==> flow/design.v <==
module SME(clk,reset,chardata,isstring,ispattern,valid,match,match_index);
  input clk;
  input reset;
  input [7:0] chardata;
  input isstring;
  input ispattern;
  output match;
  output [4:0] match_index;
  output valid;
  reg match;
  reg [4:0] match_index;
  reg valid;
  reg [7:0] string_data [31:0];
  reg [5:0] string_length;
  reg [7:0] pattern_data [7:0];
  reg [3:0] pattern_length;
  reg [1:0] state;
  reg [5:0] string_counter;
  reg [3:0] pattern_counter;
  reg fresh;             
  reg [5:0] head;        
  reg star_seen;         
  reg [3:0] star_pattern;  
  reg [5:0] star_string;   
  parameter DATA_READ   = 0;
  parameter FIND_HEAD   = 1;
  parameter CHECK_DATA  = 2;
  parameter DATA_OUT    = 3;
  always@(*) valid <= (state == DATA_OUT);
  wire anchored = (pattern_data[0] == "^");
  wire [7:0] pchar = pattern_data[pattern_counter[2:0]];
  wire [7:0] schar = string_data[string_counter[4:0]];
  wire [7:0] prev_char = string_data[head[4:0] - 5'd1];
  wire at_end = (string_counter >= string_length);
  always @(posedge clk or posedge reset) begin
    if(reset)begin
      state <= DATA_READ;
      string_length <= 0;
      pattern_length <= 0;
      match_index <= 0;
      match <= 0;
      fresh <= 1;
      head <= 0;
      star_seen <= 0;
    end
    else begin
      case(state)
        DATA_READ:begin
          if(isstring)begin
            if(fresh)begin
              string_length <= 1;
              string_data[0] <= chardata;
            end
            else begin
              string_length <= string_length + 1;
              string_data[string_length[4:0]] <= chardata;
            end
            pattern_length <= 0;
            fresh <= 0;
          end
          else if(ispattern)begin
            pattern_length <= pattern_length + 1;
            pattern_data[pattern_length[2:0]] <= chardata;
            fresh <= 0;
          end
          else if(pattern_length != 0)begin
            state <= FIND_HEAD;
            head <= 0;
          end
        end
        FIND_HEAD:begin
          if(head >= string_length)begin
            state <= DATA_OUT;
            match <= 0;
            match_index <= 0;
          end
          else if(anchored && head != 0 && prev_char != " ")begin
            head <= head + 1;
          end
          else begin
            state <= CHECK_DATA;
            string_counter <= head;
            pattern_counter <= anchored ? 4'd1 : 4'd0;
            star_seen <= 0;
          end
        end
        CHECK_DATA:begin
          if(pattern_counter >= pattern_length)begin  
            state <= DATA_OUT;
            match <= 1;
            match_index <= head[4:0];
          end
          else if(pchar == "*")begin
            star_seen <= 1;
            star_pattern <= pattern_counter + 1;
            star_string <= string_counter;
            pattern_counter <= pattern_counter + 1;
          end
          else if(pchar == "$" && at_end)begin
            pattern_counter <= pattern_counter + 1;
          end
          else if(!at_end && ( schar == pchar || pchar == "."
                              || (pchar == "$" && schar == " ") ))begin
            string_counter <= string_counter + 1;
            pattern_counter <= pattern_counter + 1;
          end
          else if(star_seen && star_string < string_length)begin
            star_string <= star_string + 1;
            string_counter <= star_string + 1;
            pattern_counter <= star_pattern;
          end
          else begin
            state <= FIND_HEAD;
            head <= head + 1;
          end
        end
        DATA_OUT:begin
          match <= 0;
          match_index <= 0;
          fresh <= 1;
          pattern_length <= 0;
          state <= DATA_READ;
          if(isstring)begin
            string_length <= 1;
            string_data[0] <= chardata;
            fresh <= 0;
          end
          else if(ispattern)begin
            pattern_length <= 1;
            pattern_data[0] <= chardata;
            fresh <= 0;
          end
        end
        default begin
          state <= DATA_READ;
        end
      endcase
    end
  end
endmodule
# Tool chain data of SME
# Module SME before and after one edit of its RTL, step after step.
# Lines under "orig" count in the file above, lines under "edited" in the edited file.
# "change": "edited" minus "orig" as printed here.
# Operators carry their Yosys type and port widths (W data, S select, Z words).
# Not given: -
# inputs
design	SME
clock_port	clk
library	sky130hd
pvt_corner	tt_025C_1v80

# Edit of the RTL
# The edit as a unified diff against the file above.
# A script made this edit. It changes what the design does and was not meant as an optimisation.
# begin of diff
@@ -64,5 +64,5 @@
             fresh <= 0;
           end
-          else if(pattern_length != 0)begin
+          else begin
             state <= FIND_HEAD;
             head <= 0;
# end of diff

# Word-level counts
# Counts by Yosys on the flattened word-level netlist (proc, flatten, opt, wreduce). Print and check cells are left out. Cells with the same type and inputs are merged into one.
# bits
element	orig	edited	change
word_cells	369	365	-4
mem_bits_ro	0	0	0
reg_bits	366	366	0
ramBits	0	0	0
latch_bits	0	0	0
clocked_rd_ports_x_width	0	0	0
mem_count	0	0	0
# op_classes
element	orig	edited	change
n_mul	0	0	0
shift	0	0	0
logic	4	4	0
n_eq	148	147	-1
add_sub_neg	7	7	0
n_reduce_logical	73	72	-1
n_cmp	4	4	0
div	0	0	0
mux	81	79	-2
# op_table
cell	orig	edited	change
$mux W6	23	22	-1
$ne A2 B2 Y1 const B	22	21	-1
$mux W2	10	9	-1
$reduce_bool A4 Y1	2	1	-1
$reduce_and A11 Y1	1	0	-1
$reduce_and A8 Y1	1	2	1
$reduce_and A9 Y1	1	0	-1
$reduce_and A10 Y1	0	1	1
$eq A5 B5 Y1 const B	48	48	0
$reduce_and A5 Y1	40	40	0
$eq A5 B4 Y1 const B	24	24	0
$mux W1	13	13	0
$eq A5 B3 Y1 const B	12	12	0
$mux W4	9	9	0
$mux W8	9	9	0
$eq A3 B3 Y1 const B	8	8	0
$ne A3 B3 Y1 const B	8	8	0
$eq A5 B2 Y1 const B	6	6	0
$logic_and A1 B1 Y1	6	6	0
$add A6 B1 Y6 const B	4	4	0
$eq A3 B2 Y1 const B	4	4	0
$eq A8 B6 Y1 const B	4	4	0
$not A1 Y1	4	4	0
$eq A5 B1 Y1 const B	3	3	0
$logic_not A5 Y1	3	3	0
$reduce_bool A2 Y1	3	3	0
$add A4 B1 Y4 const B	2	2	0
$eq A2 B2 Y1 const B	2	2	0
# The list need not be complete.

# Depth
# Yosys ltp: most cells in a row. Word level: on the elaborated netlist, between registers, memories and ports. Mapped: between sequential cells and ports; inverters and the memories' decode and read muxes count.
# logic_depth
element	orig	edited	change
ltp_word	11	11	0
abc_area	0	0	-
mapped_depth	20	20	0

# Synthesis result
# Yosys stat after the flow's synthesis: flattened, memories mapped to cells. It holds for the ABC_AREA given above (unset counts as 0); a run with the other value may have another netlist.
# by_type
cell_type	orig	edited	change
sky130_fd_sc_hd__nand3_1	62	90	28
sky130_fd_sc_hd__mux2i_1	63	37	-26
sky130_fd_sc_hd__nand4_1	13	27	14
sky130_fd_sc_hd__nand2_1	109	96	-13
sky130_fd_sc_hd__nor3_1	46	33	-13
sky130_fd_sc_hd__a221oi_1	11	24	13
sky130_fd_sc_hd__clkbuf_1	73	61	-12
sky130_fd_sc_hd__nor2_1	92	81	-11
sky130_fd_sc_hd__a22o_1	31	21	-10
sky130_fd_sc_hd__a311oi_1	11	1	-10
sky130_fd_sc_hd__o21ai_0	81	72	-9
sky130_fd_sc_hd__a31oi_1	26	17	-9
sky130_fd_sc_hd__nand2b_1	21	13	-8
sky130_fd_sc_hd__a21oi_1	56	49	-7
sky130_fd_sc_hd__a22oi_1	47	54	7
sky130_fd_sc_hd__o22ai_1	28	21	-7
sky130_fd_sc_hd__a21o_1	13	7	-6
sky130_fd_sc_hd__or2_2	8	2	-6
# The list need not be complete.
# synth_totals
element	orig	edited	change
mapped_cells	1637	1548	-89
flip_flops	368	368	0
n_buf	107	105	-2
mapped_area_um2	19293.5	18644.1	-649.4

# Path before layout
# OpenSTA on the mapped netlist: ideal clock, no wires. The path of least setup slack (recovery checks aside). Input and output delay are each 20% of the period. Register names are those of the netlist, which keeps one name where synthesis merged equal registers.
# synth_timing
element	orig	edited	change
kind	register to register	register to register	-
start	reg pattern_counter[2]	reg string_counter[3]	-
end	reg string_counter[0]	reg pattern_counter[0]	-
slack_ps	1278	1746	468
required_ps	5821	5835	14
t_arrival_ps	4542	4089	-453
period_ps	6200	6200	0
n_path_buf	6	6	0
driving_pins	20	20	0
path_delay_ps	4921	4454	-467
period_less_setup_slack_ps	4922	4454	-468
# "path_delay_ps" = arrival - input delay + setup time.
# "driving_pins": output pins that drive a net of the path, with the launching flip-flop's if there is one; two outputs of one cell count as two.
# "period_less_setup_slack_ps" is the clock period less the worst setup slack; recovery checks do not enter. This is arithmetic on one report: input and output delays are still those of the set period (20% each).
# Between the ends stands the longest chain of elaborated cells between them, by number of cells; it is not shown to be the way that was timed. Of several equally long chains one is given.
# Each line given opens the expression or statement behind the cell; cells for indexed reads and writes are added by Yosys, which also makes memories of some case tables.
# At most two assigning lines are given for a register; there are more.
# orig: Only ways into the end's enable, where the timed path ends, are counted here.
# synth_between_orig
cell_sequence	sky130_fd_sc_hd__edfxtp_1 > sky130_fd_sc_hd__buf_2 > sky130_fd_sc_hd__buf_1 > sky130_fd_sc_hd__inv_1 > sky130_fd_sc_hd__ha_1 > sky130_fd_sc_hd__buf_6 > sky130_fd_sc_hd__or4_4 > sky130_fd_sc_hd__buf_6 > sky130_fd_sc_hd__or2_0 > sky130_fd_sc_hd__buf_6 > sky130_fd_sc_hd__o22ai_4 > sky130_fd_sc_hd__nor4b_2 > sky130_fd_sc_hd__and4_1 > sky130_fd_sc_hd__o2111ai_1 > sky130_fd_sc_hd__a2111oi_4 > sky130_fd_sc_hd__a211oi_2 > sky130_fd_sc_hd__nor2_4 > sky130_fd_sc_hd__buf_6 > sky130_fd_sc_hd__o21bai_1 > sky130_fd_sc_hd__a211oi_1
elab_chain_len	8
cone_cells	24
cone_classes	compare: 1; eq/ne: 15; mux: 1; reduce/logical: 7
# synth_rtl_orig
element	line_no	text
start: declaration	19	reg [3:0] pattern_counter;
start: assignment	83	pattern_counter <= anchored ? 4'd1 : 4'd0;
start: assignment	97	pattern_counter <= pattern_counter + 1;
$eq A3 B3 Y1	31	wire [7:0] pchar = pattern_data[pattern_counter[2:0]];
$pmux W8 S8	31
$eq A8 B8 Y1	102	else if(!at_end && ( schar == pchar || pchar == "."
$logic_or A1 B1 Y1 (2 in a row)	102
$logic_and A1 B1 Y1	102
$ne A3 B3 Y1	-
$reduce_and A8 Y1	-
end: assignment	104	string_counter <= string_counter + 1;
end: assignment	109	string_counter <= star_string + 1;
end: declaration	18	reg [5:0] string_counter;
# edited: Only ways into the end's enable, where the timed path ends, are counted here.
# synth_between_edited
cell_sequence	sky130_fd_sc_hd__edfxtp_1 > sky130_fd_sc_hd__buf_6 > sky130_fd_sc_hd__buf_6 > sky130_fd_sc_hd__buf_6 > sky130_fd_sc_hd__inv_2 > sky130_fd_sc_hd__clkbuf_1 > sky130_fd_sc_hd__nor3_1 > sky130_fd_sc_hd__ha_1 > sky130_fd_sc_hd__buf_1 > sky130_fd_sc_hd__a22oi_1 > sky130_fd_sc_hd__o221ai_1 > sky130_fd_sc_hd__or4_1 > sky130_fd_sc_hd__o32ai_1 > sky130_fd_sc_hd__xnor2_1 > sky130_fd_sc_hd__nand4b_1 > sky130_fd_sc_hd__nor4_2 > sky130_fd_sc_hd__or2_1 > sky130_fd_sc_hd__buf_4 > sky130_fd_sc_hd__nor3_1 > sky130_fd_sc_hd__a21boi_0
elab_chain_len	8
cone_cells	44
cone_lines	5
cone_classes	compare: 1; eq/ne: 34; mux: 1; reduce/logical: 8
# synth_rtl_edited
element	line_no	text
start: declaration	18	reg [5:0] string_counter;
start: assignment	82	string_counter <= head;
start: assignment	104	string_counter <= string_counter + 1;
$eq A5 B5 Y1	32	wire [7:0] schar = string_data[string_counter[4:0]];
$pmux W8 S32	32
$eq A8 B8 Y1	102	else if(!at_end && ( schar == pchar || pchar == "."
$logic_or A1 B1 Y1 (2 in a row)	102
$logic_and A1 B1 Y1	102
$ne A5 B5 Y1	-
$reduce_and A6 Y1	-
end: assignment	100	pattern_counter <= pattern_counter + 1;
end: assignment	105	pattern_counter <= pattern_counter + 1;
end: declaration	19	reg [3:0] pattern_counter;

# Timing after layout
# Path of least setup slack in the final report of each run of set A (OpenROAD, finished layout, wires in). Where an end is a register, its clock arrival counts in the times.
# The path's times are printed in steps of 10 ps; the period is the one set.
# layout_timing
element	orig	edited	change
kind	register to register	register to register	-
start	reg string_counter[4]	reg head[0]	-
end	reg pattern_counter[3]	reg pattern_counter[1]	-
period_ps	6200	6200	0
driving_pins	15	16	1
t_arrival_ps	5880	5590	-290
n_path_buf	1	2	1
slack_ps	600	910	310
required_ps	6490	6500	10
# Between the ends stands the longest chain of elaborated cells between them, by number of cells; it is not shown to be the way that was timed. Of several equally long chains one is given.
# At most two assigning lines are given for a register; there are more.
# orig: Only ways into the end's enable, where the timed path ends, are counted here.
# layout_between_orig
cell_sequence	sky130_fd_sc_hd__edfxtp_1 > sky130_fd_sc_hd__inv_1 > sky130_fd_sc_hd__ha_1 > sky130_fd_sc_hd__a22oi_1 > sky130_fd_sc_hd__o21ai_0 > sky130_fd_sc_hd__nor4_1 > sky130_fd_sc_hd__nand4_1 > sky130_fd_sc_hd__nor4_1 > sky130_fd_sc_hd__o2111ai_1 > sky130_fd_sc_hd__a2111oi_4 > sky130_fd_sc_hd__a211oi_2 > sky130_fd_sc_hd__nor2_4 > sky130_fd_sc_hd__nor3_1 > sky130_fd_sc_hd__a211oi_1 > sky130_fd_sc_hd__buf_4
elab_chain_len	8
cone_cells	44
cone_lines	5
cone_classes	compare: 1; eq/ne: 34; mux: 1; reduce/logical: 8
# layout_rtl_orig
element	line_no	text
start: declaration	18	reg [5:0] string_counter;
start: assignment	82	string_counter <= head;
start: assignment	104	string_counter <= string_counter + 1;
$eq A5 B5 Y1	32	wire [7:0] schar = string_data[string_counter[4:0]];
$pmux W8 S32	32
$eq A8 B8 Y1	102	else if(!at_end && ( schar == pchar || pchar == "."
$logic_or A1 B1 Y1 (2 in a row)	102
$logic_and A1 B1 Y1	102
$ne A5 B5 Y1	-
$reduce_and A6 Y1	-
end: assignment	100	pattern_counter <= pattern_counter + 1;
end: assignment	105	pattern_counter <= pattern_counter + 1;
end: declaration	19	reg [3:0] pattern_counter;
# edited: Only ways into the end's enable, where the timed path ends, are counted here.
# layout_between_edited
cell_sequence	sky130_fd_sc_hd__dfrtp_1 > sky130_fd_sc_hd__inv_1 > sky130_fd_sc_hd__ha_1 > sky130_fd_sc_hd__nor3b_4 > sky130_fd_sc_hd__xnor2_2 > sky130_fd_sc_hd__buf_4 > sky130_fd_sc_hd__nand4_1 > sky130_fd_sc_hd__a32oi_1 > sky130_fd_sc_hd__a41o_1 > sky130_fd_sc_hd__o211ai_1 > sky130_fd_sc_hd__nor4_1 > sky130_fd_sc_hd__a21boi_1 > sky130_fd_sc_hd__nand2_1 > sky130_fd_sc_hd__o21a_1 > sky130_fd_sc_hd__a21boi_0 > sky130_fd_sc_hd__buf_4
elab_chain_len	7
cone_cells	42
cone_lines	3
cone_classes	add/sub: 1; compare: 1; eq/ne: 34; mux: 1; reduce/logical: 5
# layout_rtl_edited
element	line_no	text
start: declaration	21	reg [5:0] head;
start: assignment	78	head <= head + 1;
start: assignment	114	head <= head + 1;
$sub A5 B1 Y5	33	wire [7:0] prev_char = string_data[head[4:0] - 5'd1];
$eq A5 B5 Y1	33
$pmux W8 S32	33
$ne A8 B6 Y1	77	else if(anchored && head != 0 && prev_char != " ")begin
$logic_and A1 B1 Y1	77
$ne A2 B2 Y1	-
$reduce_and A6 Y1	-
end: assignment	83	pattern_counter <= anchored ? 4'd1 : 4'd0;
end: assignment	97	pattern_counter <= pattern_counter + 1;
end: declaration	19	reg [3:0] pattern_counter;

# Flow runs
# Runs of the flow (Yosys, OpenROAD) on both versions; the two runs of a pair have the same settings. The constraints put input and output delay at 20% of the set period each and load the outputs with 0.01 pF.
# settings_set_A
period_ns	6.2
CAP_MARGIN	20
CORE_MARGIN	2
CORE_UTILIZATION	40
SLEW_MARGIN	20
# measured_set_A
element	orig	edited	change
total_die_area_um2	50005.9	48353.8	-1652.1
period_less_ws_ps	5595	5286	-309
finish.utilization_pct	45.9	45.3	-0.6
post_route_stdcell_area_um2	21864.7	20972.6	-892.1
final_setup_ws_ps	605	914	309
power_total_uw	7440	5338	-2102
ws_hold_ps	499	484	-15
setup_tns_ps	0	0	0
yosys.chip_area_um2	19293.5	18644.1	-649.4
# settings_set_B
CAP_MARGIN	30
CORE_UTILIZATION	21
CTS_CLUSTER_DIAMETER	168
MIN_ROUTING_LAYER	met2
PLACE_DENSITY_LB_ADDON	0.17
SETUP_SLACK_MARGIN	0.21
TNS_END_PERCENT	65
period_ns	6.89
CORE_MARGIN	2
SLEW_MARGIN	20
# measured_set_B
element	orig	edited	change
total_die_area_um2	94313.5	91179.8	-3133.7
period_less_ws_ps	6049	5986	-63
finish.utilization_pct	25.2	25.3	0.1
post_route_stdcell_area_um2	22993.3	22283.9	-709.4
final_setup_ws_ps	841	904	63
power_total_uw	7001	5124	-1877
ws_hold_ps	482	486	4
setup_tns_ps	0	0	0
yosys.chip_area_um2	19293.5	18644.1	-649.4
# By "period_less_ws_ps" is meant the clock period of the run minus its worst setup slack. This is arithmetic on one report: input and output delays are still those of the set period (20% each).
# "power_total_uw" is the tool's figure for a default switching activity; nothing was simulated.
